==> flow/design.v <==
module ALU(
    input logic CLK,
    input logic RST,
    input logic ACT,
    input logic[3:0]  OP,
    input logic[1:0]  MOVI,
    input logic[31:0] REG_A,
    input logic[31:0] REG_B,
    input logic[31:0] MEM,
    input logic[31:0] IMM,
    output logic[31:0] DATA,
    output logic       RDY,
    output logic       VLD
);
    typedef enum logic [1:0] {
        INIT,
        FIRST_STAGE,
        MUL_FIRST_STAGE,
        MUL_SECOND_STAGE
    } state_type;
    state_type state_curr;
    state_type state_next;
    logic[31:0] operand_A;
    logic[31:0] operand_B;
    logic[31:0] norm_res;
    logic[31:0] norm_reg;
    logic[63:0] mult_res;
    logic       mult_req;
    always_comb begin
        case (state_curr)
            INIT:
                if (ACT) begin
                    if (mult_req)
                        state_next = MUL_FIRST_STAGE;
                    else
                        state_next = FIRST_STAGE;
                end else
                     state_next = INIT;
            FIRST_STAGE:      state_next = INIT;
            MUL_FIRST_STAGE:  state_next = MUL_SECOND_STAGE;
            MUL_SECOND_STAGE: state_next = INIT;
        endcase
    end
    always_ff @(posedge CLK) begin
        if (RST) begin
            state_curr  <= INIT;
        end else begin
            state_curr <= state_next;
            if (state_next == MUL_FIRST_STAGE)
                mult_res <= operand_A * operand_B;
            if (state_next == FIRST_STAGE)
                norm_reg <= norm_res;
        end
    end
    always_comb begin
        case (state_curr)
            INIT:             DATA = 32'b0;
            FIRST_STAGE:      DATA = norm_reg;
            MUL_FIRST_STAGE:  DATA = mult_res[31:0];
            MUL_SECOND_STAGE: DATA = mult_res[63:32];
        endcase
    end
    assign operand_A = REG_A;
    assign VLD = (state_curr != INIT) & ~RST;
    assign RDY = state_curr == INIT;
    always_comb begin
        case (MOVI)
            2'b00:   operand_B = REG_B;
            2'b01:   operand_B = MEM;
            2'b10:   operand_B = IMM;
            default: operand_B = '0;
        endcase
    end
    always_comb begin
        norm_res = 32'b0;
        mult_req = 0;
        if (RDY) begin
            case (OP)
                4'b0000: norm_res = operand_A + operand_B;             
                4'b0001: norm_res = operand_A - operand_B;             
                4'b0010: mult_req = 1;                                 
                4'b0011: norm_res = {1'b0, operand_B[31:1]};           
                4'b0100: norm_res = {operand_B[30:0], 1'b0};           
                4'b0101: norm_res = {operand_B[0], operand_B[31:1]};   
                4'b0110: norm_res = {operand_B[30:0], operand_B[31]};  
                4'b0111: norm_res = ~operand_B;                        
                4'b1000: norm_res = operand_A & operand_B;             
                4'b1001: norm_res = operand_A | operand_B;             
                4'b1010: norm_res = operand_A ^ operand_B;             
                4'b1011: norm_res = ~(operand_A & operand_B);          
                4'b1100: norm_res = ~(operand_A | operand_B);          
                4'b1101: norm_res = ~(operand_A ^ operand_B);          
                4'b1110: norm_res = operand_B + 1;                     
                4'b1111: norm_res = operand_B - 1;                     
            endcase
        end
    end
endmodule
Lab notebook: ALU

==> From RTL to reports: ALU <==
Module ALU before and after one edit of its RTL, step after step.
"before" refers to lines of the RTL above, "after" to lines of the edited file.
"change" is "after" less "before", of the values as shown; "rel_change_pct" is that difference over "before", in percent.
Cell names lack the library's common part.
{ "setup": {"design": "ALU", "clock_port": "CLK", "cell_library": "sky130hd", "corner": "tt_025C_1v80"} }

==> The edit <==
Unified diff, file above to edited file.
The edit is scripted: it alters the design's behaviour and was not made to optimise anything.
begin of diff
@@ -78,5 +78,5 @@
             case (OP)
                 4'b0000: norm_res = operand_A + operand_B;             
-                4'b0001: norm_res = operand_A - operand_B;             
+                4'b0001: norm_res = operand_A ^ operand_B;             
                 4'b0010: mult_req = 1;                                 
                 4'b0011: norm_res = {1'b0, operand_B[31:1]};           
end of diff

==> Elaborated design <==
Source: Yosys, flattened and elaborated, memories not mapped. Widths are those after wreduce. Registers that Yosys merges into a memory's read port (data or address) are not register bits. Print and check cells do not count. Equal cells are merged and count once.
{ "classes": {"columns": ["item", "before", "after", "change", "rel_change_pct"], "rows": [
  ["n_addsub", 4, 3, -1, -25.00],
  ["multipliers", 1, 1, 0, 0.00],
  ["eq_ne", 22, 22, 0, 0.00],
  ["muxes", 8, 8, 0, 0.00],
  ["n_logic", 9, 9, 0, 0.00],
  ["reduce_and_logical", 8, 9, 1, 12.50]
]} }
{ "ops": {"columns": ["cell", "before", "after", "change", "rel_change_pct"], "rows": [
  ["parallel mux 32 bit (select 16 bit)", 1, 0, -1, -100.00],
  ["OR reduction 2 bit", 1, 2, 1, 100.00],
  ["subtractor 32 bit", 1, 0, -1, -100.00],
  ["parallel mux 32 bit (select 15 bit)", 0, 1, 1, null],
  ["== test 4 bit (second input constant)", 8, 8, 0, 0.00],
  ["== test 2 bit (second input constant)", 4, 4, 0, 0.00],
  ["== test 4 x 3 -> 1 bit (second input constant)", 4, 4, 0, 0.00],
  ["NOT 32 bit", 4, 4, 0, 0.00],
  ["== test 2 x 1 -> 1 bit (second input constant)", 3, 3, 0, 0.00],
  ["== test 4 x 2 -> 1 bit (second input constant)", 2, 2, 0, 0.00],
  ["logical NOT 2 bit", 2, 2, 0, 0.00],
  ["two-way mux 2 bit", 2, 2, 0, 0.00],
  ["AND reduction 2 bit", 2, 2, 0, 0.00],
  ["adder 32 x 1 -> 32 bit (second input constant)", 1, 1, 0, 0.00],
  ["adder 32 bit", 1, 1, 0, 0.00],
  ["AND 1 bit", 1, 1, 0, 0.00],
  ["AND 32 bit", 1, 1, 0, 0.00],
  ["== test 4 x 1 -> 1 bit (second input constant)", 1, 1, 0, 0.00],
  ["logical NOT 4 bit", 1, 1, 0, 0.00],
  ["multiplier 32 x 32 -> 64 bit", 1, 1, 0, 0.00],
  ["two-way mux 1 bit", 1, 1, 0, 0.00],
  ["NOT 1 bit", 1, 1, 0, 0.00],
  ["OR 32 bit", 1, 1, 0, 0.00],
  ["parallel mux 1 bit (select 2 bit)", 1, 1, 0, 0.00],
  ["parallel mux 2 bit (select 3 bit)", 1, 1, 0, 0.00],
  ["parallel mux 32 bit (select 3 bit)", 1, 1, 0, 0.00],
  ["parallel mux 32 bit (select 4 bit)", 1, 1, 0, 0.00],
  ["nonzero test 2 bit", 1, 1, 0, 0.00]
]} }
Not every row of either side is listed.
{ "bits": {"columns": ["item", "before", "after", "change", "rel_change_pct"], "rows": [
  ["ff_bits", 98, 98, 0, 0.00],
  ["inputBits", 137, 137, 0, 0.00],
  ["out_inout_bits", 34, 34, 0, 0.00],
  ["elab_cells", 55, 55, 0, 0.00]
]} }

==> Longest topological paths <==
Yosys ltp: most cells in a row. Word level: on the elaborated netlist, between registers, memories and ports. Mapped: between sequential cells and ports; inverters and the memories' decode and read muxes count.
{ "logic_depth": {"columns": ["item", "before", "after", "change", "rel_change_pct"], "rows": [
  ["depth_word", 9, 9, 0, 0.00],
  ["ABC_AREA", "0", "0", null, null],
  ["mapped_depth", 36, 37, 1, 2.78],
  ["ltp_nobuf", 30, 32, 2, 6.67]
]} }

==> Netlist <==
Yosys stat after the flow's synthesis: flattened, memories mapped to cells. It holds for the ABC_AREA given above (unset counts as 0); a run with the other value may have another netlist.
{ "synth_totals": {"columns": ["item", "before", "after", "change", "rel_change_pct"], "rows": [
  ["cell_count", 5161, 4832, -329, -6.37],
  ["yosys_area_um2", 43784.5, 41634.9, -2149.6, -4.91],
  ["sequential_area_um2", 2922.8, 2922.8, 0.0, 0.00],
  ["flip_flops", 98, 98, 0, 0.00],
  ["buf_cells", 316, 291, -25, -7.91]
]} }
{ "by_type": {"columns": ["cell_type", "before", "after", "change", "rel_change_pct"], "rows": [
  ["nor2_1", 745, 646, -99, -13.29],
  ["xnor2_1", 110, 73, -37, -33.64],
  ["a21oi_1", 186, 152, -34, -18.28],
  ["ha_1", 392, 361, -31, -7.91],
  ["inv_1", 955, 934, -21, -2.20],
  ["mux2i_1", 56, 35, -21, -37.50],
  ["nand2_1", 575, 595, 20, 3.48],
  ["a211oi_1", 32, 15, -17, -53.12],
  ["clkbuf_1", 270, 255, -15, -5.56],
  ["buf_1", 44, 31, -13, -29.55],
  ["a22o_1", 33, 46, 13, 39.39],
  ["a221oi_1", 29, 41, 12, 41.38],
  ["xor2_1", 31, 42, 11, 35.48],
  ["a221o_1", 12, 1, -11, -91.67],
  ["o21bai_1", 21, 11, -10, -47.62],
  ["a21o_1", 55, 47, -8, -14.55],
  ["o22ai_1", 27, 19, -8, -29.63],
  ["or3_1", 15, 7, -8, -53.33]
]} }
Not every row of either side is listed.

==> Timing after synthesis <==
OpenSTA on the mapped netlist: ideal clock, no wires. The path of least setup slack (recovery checks aside). Input and output delay are each 20% of the period. Register names are those of the netlist, which keeps one name where synthesis merged equal registers.
{ "synth_path": {"columns": ["item", "before", "after", "change", "rel_change_pct"], "rows": [
  ["path_kind", "in2reg", "in2reg", null, null],
  ["start", "input MOVI[0]", "input MOVI[0]", null, null],
  ["end", "register mult_res[60]", "register mult_res[47]", null, null],
  ["clock_period_ns", 10.5, 10.5, 0.0, 0.00],
  ["input_delay_ns", 2.100, 2.100, 0.000, 0.00],
  ["setup_time_ns", 0.264, 0.269, 0.005, null],
  ["launch_ns", 2.100, 2.100, 0.000, 0.00],
  ["t_arrival_ns", 10.248, 10.163, -0.085, -0.83],
  ["setup_slack_ns", -0.011, 0.068, 0.079, null],
  ["delay_ns", 8.412, 8.332, -0.080, -0.95],
  ["path_stages", 32, 32, 0, 0.00],
  ["n_path_buf", 5, 6, 1, 20.00],
  ["synth_period_reached_ns", 10.511, 10.432, -0.079, -0.75]
]} }
"delay_ns" = arrival - input delay + setup time.
"path_stages": output pins that drive a net of the path, with the launching flip-flop's if there is one; two outputs of one cell count as two.
"synth_period_reached_ns" = period - worst setup slack (recovery checks aside). The figure is calculated, with input and output delays left at 20% of the set period.
The rows between start and end are the longest chain of elaborated cells between them; the timing report does not say that the signal goes this way. Where chains are equally long, one stands for them.
A line is the first line of the expression or statement that the cell stems from. Yosys adds cells for indexed reads and writes and turns some case tables into memories.
{ "synth_via_before": {"cell_sequence": "clkbuf_1 > buf_1 > mux2i_1 > o21ai_0 > clkbuf_1 > inv_1 > buf_1 > nor2_1 > fa_1 > inv_1 > fa_1 > inv_1 > fa_1 > inv_1 > fa_1 > inv_1 > fa_1 > fa_1 > fa_1 > fa_1 > ha_1 > clkbuf_1 > a21o_1 > o21bai_1 > a21oi_1 > o21ai_0 > a21o_1 > o2111ai_1 > a2111oi_2 > o31ai_1 > nor3_1 > o41a_1", "elab_chain_len": 3, "cells_between": 5, "lines_between": 2} }
{ "synth_lines_before": {"columns": ["item", "line_no", "source"], "rows": [
  ["start, declared", 6, "input logic[1:0]  MOVI,"],
  ["== test 2 bit", 67, "case (MOVI)"],
  ["parallel mux 32 bit (select 3 bit)", 67, null],
  ["multiplier 32 x 32 -> 64 bit", 50, "mult_res <= operand_A * operand_B;"],
  ["end, assigned", 50, null],
  ["end, declared", 27, "logic[63:0] mult_res;"]
]} }
{ "synth_via_after": {"cell_sequence": "clkbuf_1 > buf_2 > buf_2 > mux2i_1 > o21ai_0 > clkbuf_1 > clkbuf_1 > nand2_1 > fa_1 > inv_1 > fa_1 > inv_1 > fa_1 > inv_1 > fa_1 > inv_1 > fa_1 > inv_1 > fa_1 > fa_1 > fa_1 > ha_1 > clkbuf_1 > a21o_1 > a21o_1 > a41o_1 > o2bb2ai_1 > a31oi_1 > nand2_1 > a31oi_1 > o31ai_1 > xor2_1", "elab_chain_len": 3, "cells_between": 5, "lines_between": 2} }
{ "synth_lines_after": {"columns": ["item", "line_no", "source"], "rows": [
  ["start, declared", 6, "input logic[1:0]  MOVI,"],
  ["== test 2 bit", 67, "case (MOVI)"],
  ["parallel mux 32 bit (select 3 bit)", 67, null],
  ["multiplier 32 x 32 -> 64 bit", 50, "mult_res <= operand_A * operand_B;"],
  ["end, assigned", 50, null],
  ["end, declared", 27, "logic[63:0] mult_res;"]
]} }

==> Timing after layout <==
From the final timing report of each run of pair 1: the path of least setup slack in the routed layout; clock arrival at registers is part of the times.
{ "layout_path": {"columns": ["item", "before", "after", "change", "rel_change_pct"], "rows": [
  ["path_kind", "in2reg", "in2reg", null, null],
  ["start", "input MOVI[0]", "input MOVI[0]", null, null],
  ["end", "register mult_res[60]", "register mult_res[60]", null, null],
  ["clock_period_ns", 10.3, 10.3, 0.0, 0.00],
  ["input_delay_ns", 2.06, 2.06, 0.00, 0.00],
  ["setup_time_ns", 0.25, 0.25, 0.00, null],
  ["launch_ns", 2.06, 2.06, 0.00, 0.00],
  ["t_arrival_ns", 10.25, 10.13, -0.12, -1.17],
  ["setup_slack_ns", 0.16, 0.27, 0.11, null],
  ["path_stages", 32, 30, -2, -6.25],
  ["n_path_buf", 7, 3, -4, -57.14]
]} }
The rows between start and end are the longest chain of elaborated cells between them; the timing report does not say that the signal goes this way. Where chains are equally long, one stands for them.
{ "layout_via_before": {"cell_sequence": "buf_2 > buf_12 > buf_4 > mux2i_2 > o21ai_4 > inv_1 > buf_12 > buf_4 > nor2_1 > fa_1 > inv_1 > fa_1 > inv_1 > fa_1 > fa_1 > fa_1 > fa_1 > fa_1 > fa_1 > ha_1 > a21oi_1 > o21ai_0 > a21oi_2 > o21ai_0 > a21o_1 > o2111ai_4 > buf_6 > a2111oi_4 > o31ai_2 > buf_4 > nor3_1 > o41a_1", "elab_chain_len": 3, "cells_between": 5, "lines_between": 2} }
{ "layout_lines_before": {"columns": ["item", "line_no", "source"], "rows": [
  ["start, declared", 6, "input logic[1:0]  MOVI,"],
  ["== test 2 bit", 67, "case (MOVI)"],
  ["parallel mux 32 bit (select 3 bit)", 67, null],
  ["multiplier 32 x 32 -> 64 bit", 50, "mult_res <= operand_A * operand_B;"],
  ["end, assigned", 50, null],
  ["end, declared", 27, "logic[63:0] mult_res;"]
]} }
{ "layout_via_after": {"cell_sequence": "buf_2 > buf_4 > mux2i_1 > o21ai_4 > nand2_1 > fa_1 > inv_1 > fa_1 > inv_1 > fa_1 > inv_1 > fa_1 > fa_1 > fa_1 > fa_1 > inv_1 > fa_1 > inv_1 > ha_1 > nand2_1 > nor2_1 > nand3_1 > nor2_1 > o2111ai_1 > a31oi_1 > buf_4 > o2111ai_1 > a22oi_1 > a311oi_1 > xnor2_1", "elab_chain_len": 3, "cells_between": 5, "lines_between": 2} }
{ "layout_lines_after": {"columns": ["item", "line_no", "source"], "rows": [
  ["start, declared", 6, "input logic[1:0]  MOVI,"],
  ["== test 2 bit", 67, "case (MOVI)"],
  ["parallel mux 32 bit (select 3 bit)", 67, null],
  ["multiplier 32 x 32 -> 64 bit", 50, "mult_res <= operand_A * operand_B;"],
  ["end, assigned", 50, null],
  ["end, declared", 27, "logic[63:0] mult_res;"]
]} }

==> Measured runs <==
Both versions went through the flow (Yosys, OpenROAD) with the same settings in each pair. Constraints: input delay and output delay 20% of the set period each, output load 0.01 pF.
{ "settings_pair_1": {"period_ns": 10.3, "CAP_MARGIN": 20, "CORE_MARGIN": 2, "CORE_UTILIZATION": 40, "SLEW_MARGIN": 20} }
{ "measured_pair_1": {"columns": ["item", "before", "after", "change", "rel_change_pct"], "rows": [
  ["synthArea_um2", 43784.5, 41634.9, -2149.6, -4.91],
  ["dieArea_um2", 112125.0, 106684.0, -5441.0, -4.85],
  ["finalCellArea_um2", 51388.0, 47783.3, -3604.7, -7.01],
  ["final_util_frac", 0.473, 0.462, -0.011, null],
  ["setup_worst_slack_ns", 0.157, 0.270, 0.113, null],
  ["setup_tns_ns", 0.000, 0.000, 0.000, null],
  ["hold_worst_slack_ns", 0.768, 0.794, 0.026, null],
  ["period_less_ws_ns", 10.143, 10.030, -0.113, -1.11]
]} }
{ "settings_pair_2": {"CELL_PAD_IN_SITES_DETAIL_PLACEMENT": 0, "CELL_PAD_IN_SITES_GLOBAL_PLACEMENT": 1, "CORE_UTILIZATION": 26, "CTS_CLUSTER_DIAMETER": 56, "CTS_CLUSTER_SIZE": 37, "GPL_TIMING_DRIVEN": 0, "MIN_ROUTING_LAYER": "met1", "PLACE_DENSITY": 0.62, "SETUP_SLACK_MARGIN": 0.61, "SLEW_MARGIN": 0, "TNS_END_PERCENT": 45, "period_ns": 6.11, "CAP_MARGIN": 20, "CORE_MARGIN": 2} }
{ "measured_pair_2": {"columns": ["item", "before", "after", "change", "rel_change_pct"], "rows": [
  ["synthArea_um2", 43784.5, 41634.9, -2149.6, -4.91],
  ["dieArea_um2", 171698.0, 163349.0, -8349.0, -4.86],
  ["finalCellArea_um2", 55826.0, 53971.8, -1854.2, -3.32],
  ["final_util_frac", 0.334, 0.34, 0.006, null],
  ["setup_worst_slack_ns", -3.228, -3.209, 0.019, null],
  ["setup_tns_ns", -131.590, -134.530, -2.940, null],
  ["hold_worst_slack_ns", 0.774, 0.773, -0.001, null],
  ["period_less_ws_ns", 9.338, 9.319, -0.019, -0.20]
]} }
"period_less_ws_ns" is the run's clock period less its worst setup slack. It is reckoned from that one timing run; input and output delays stay at 20% of the period that was set.
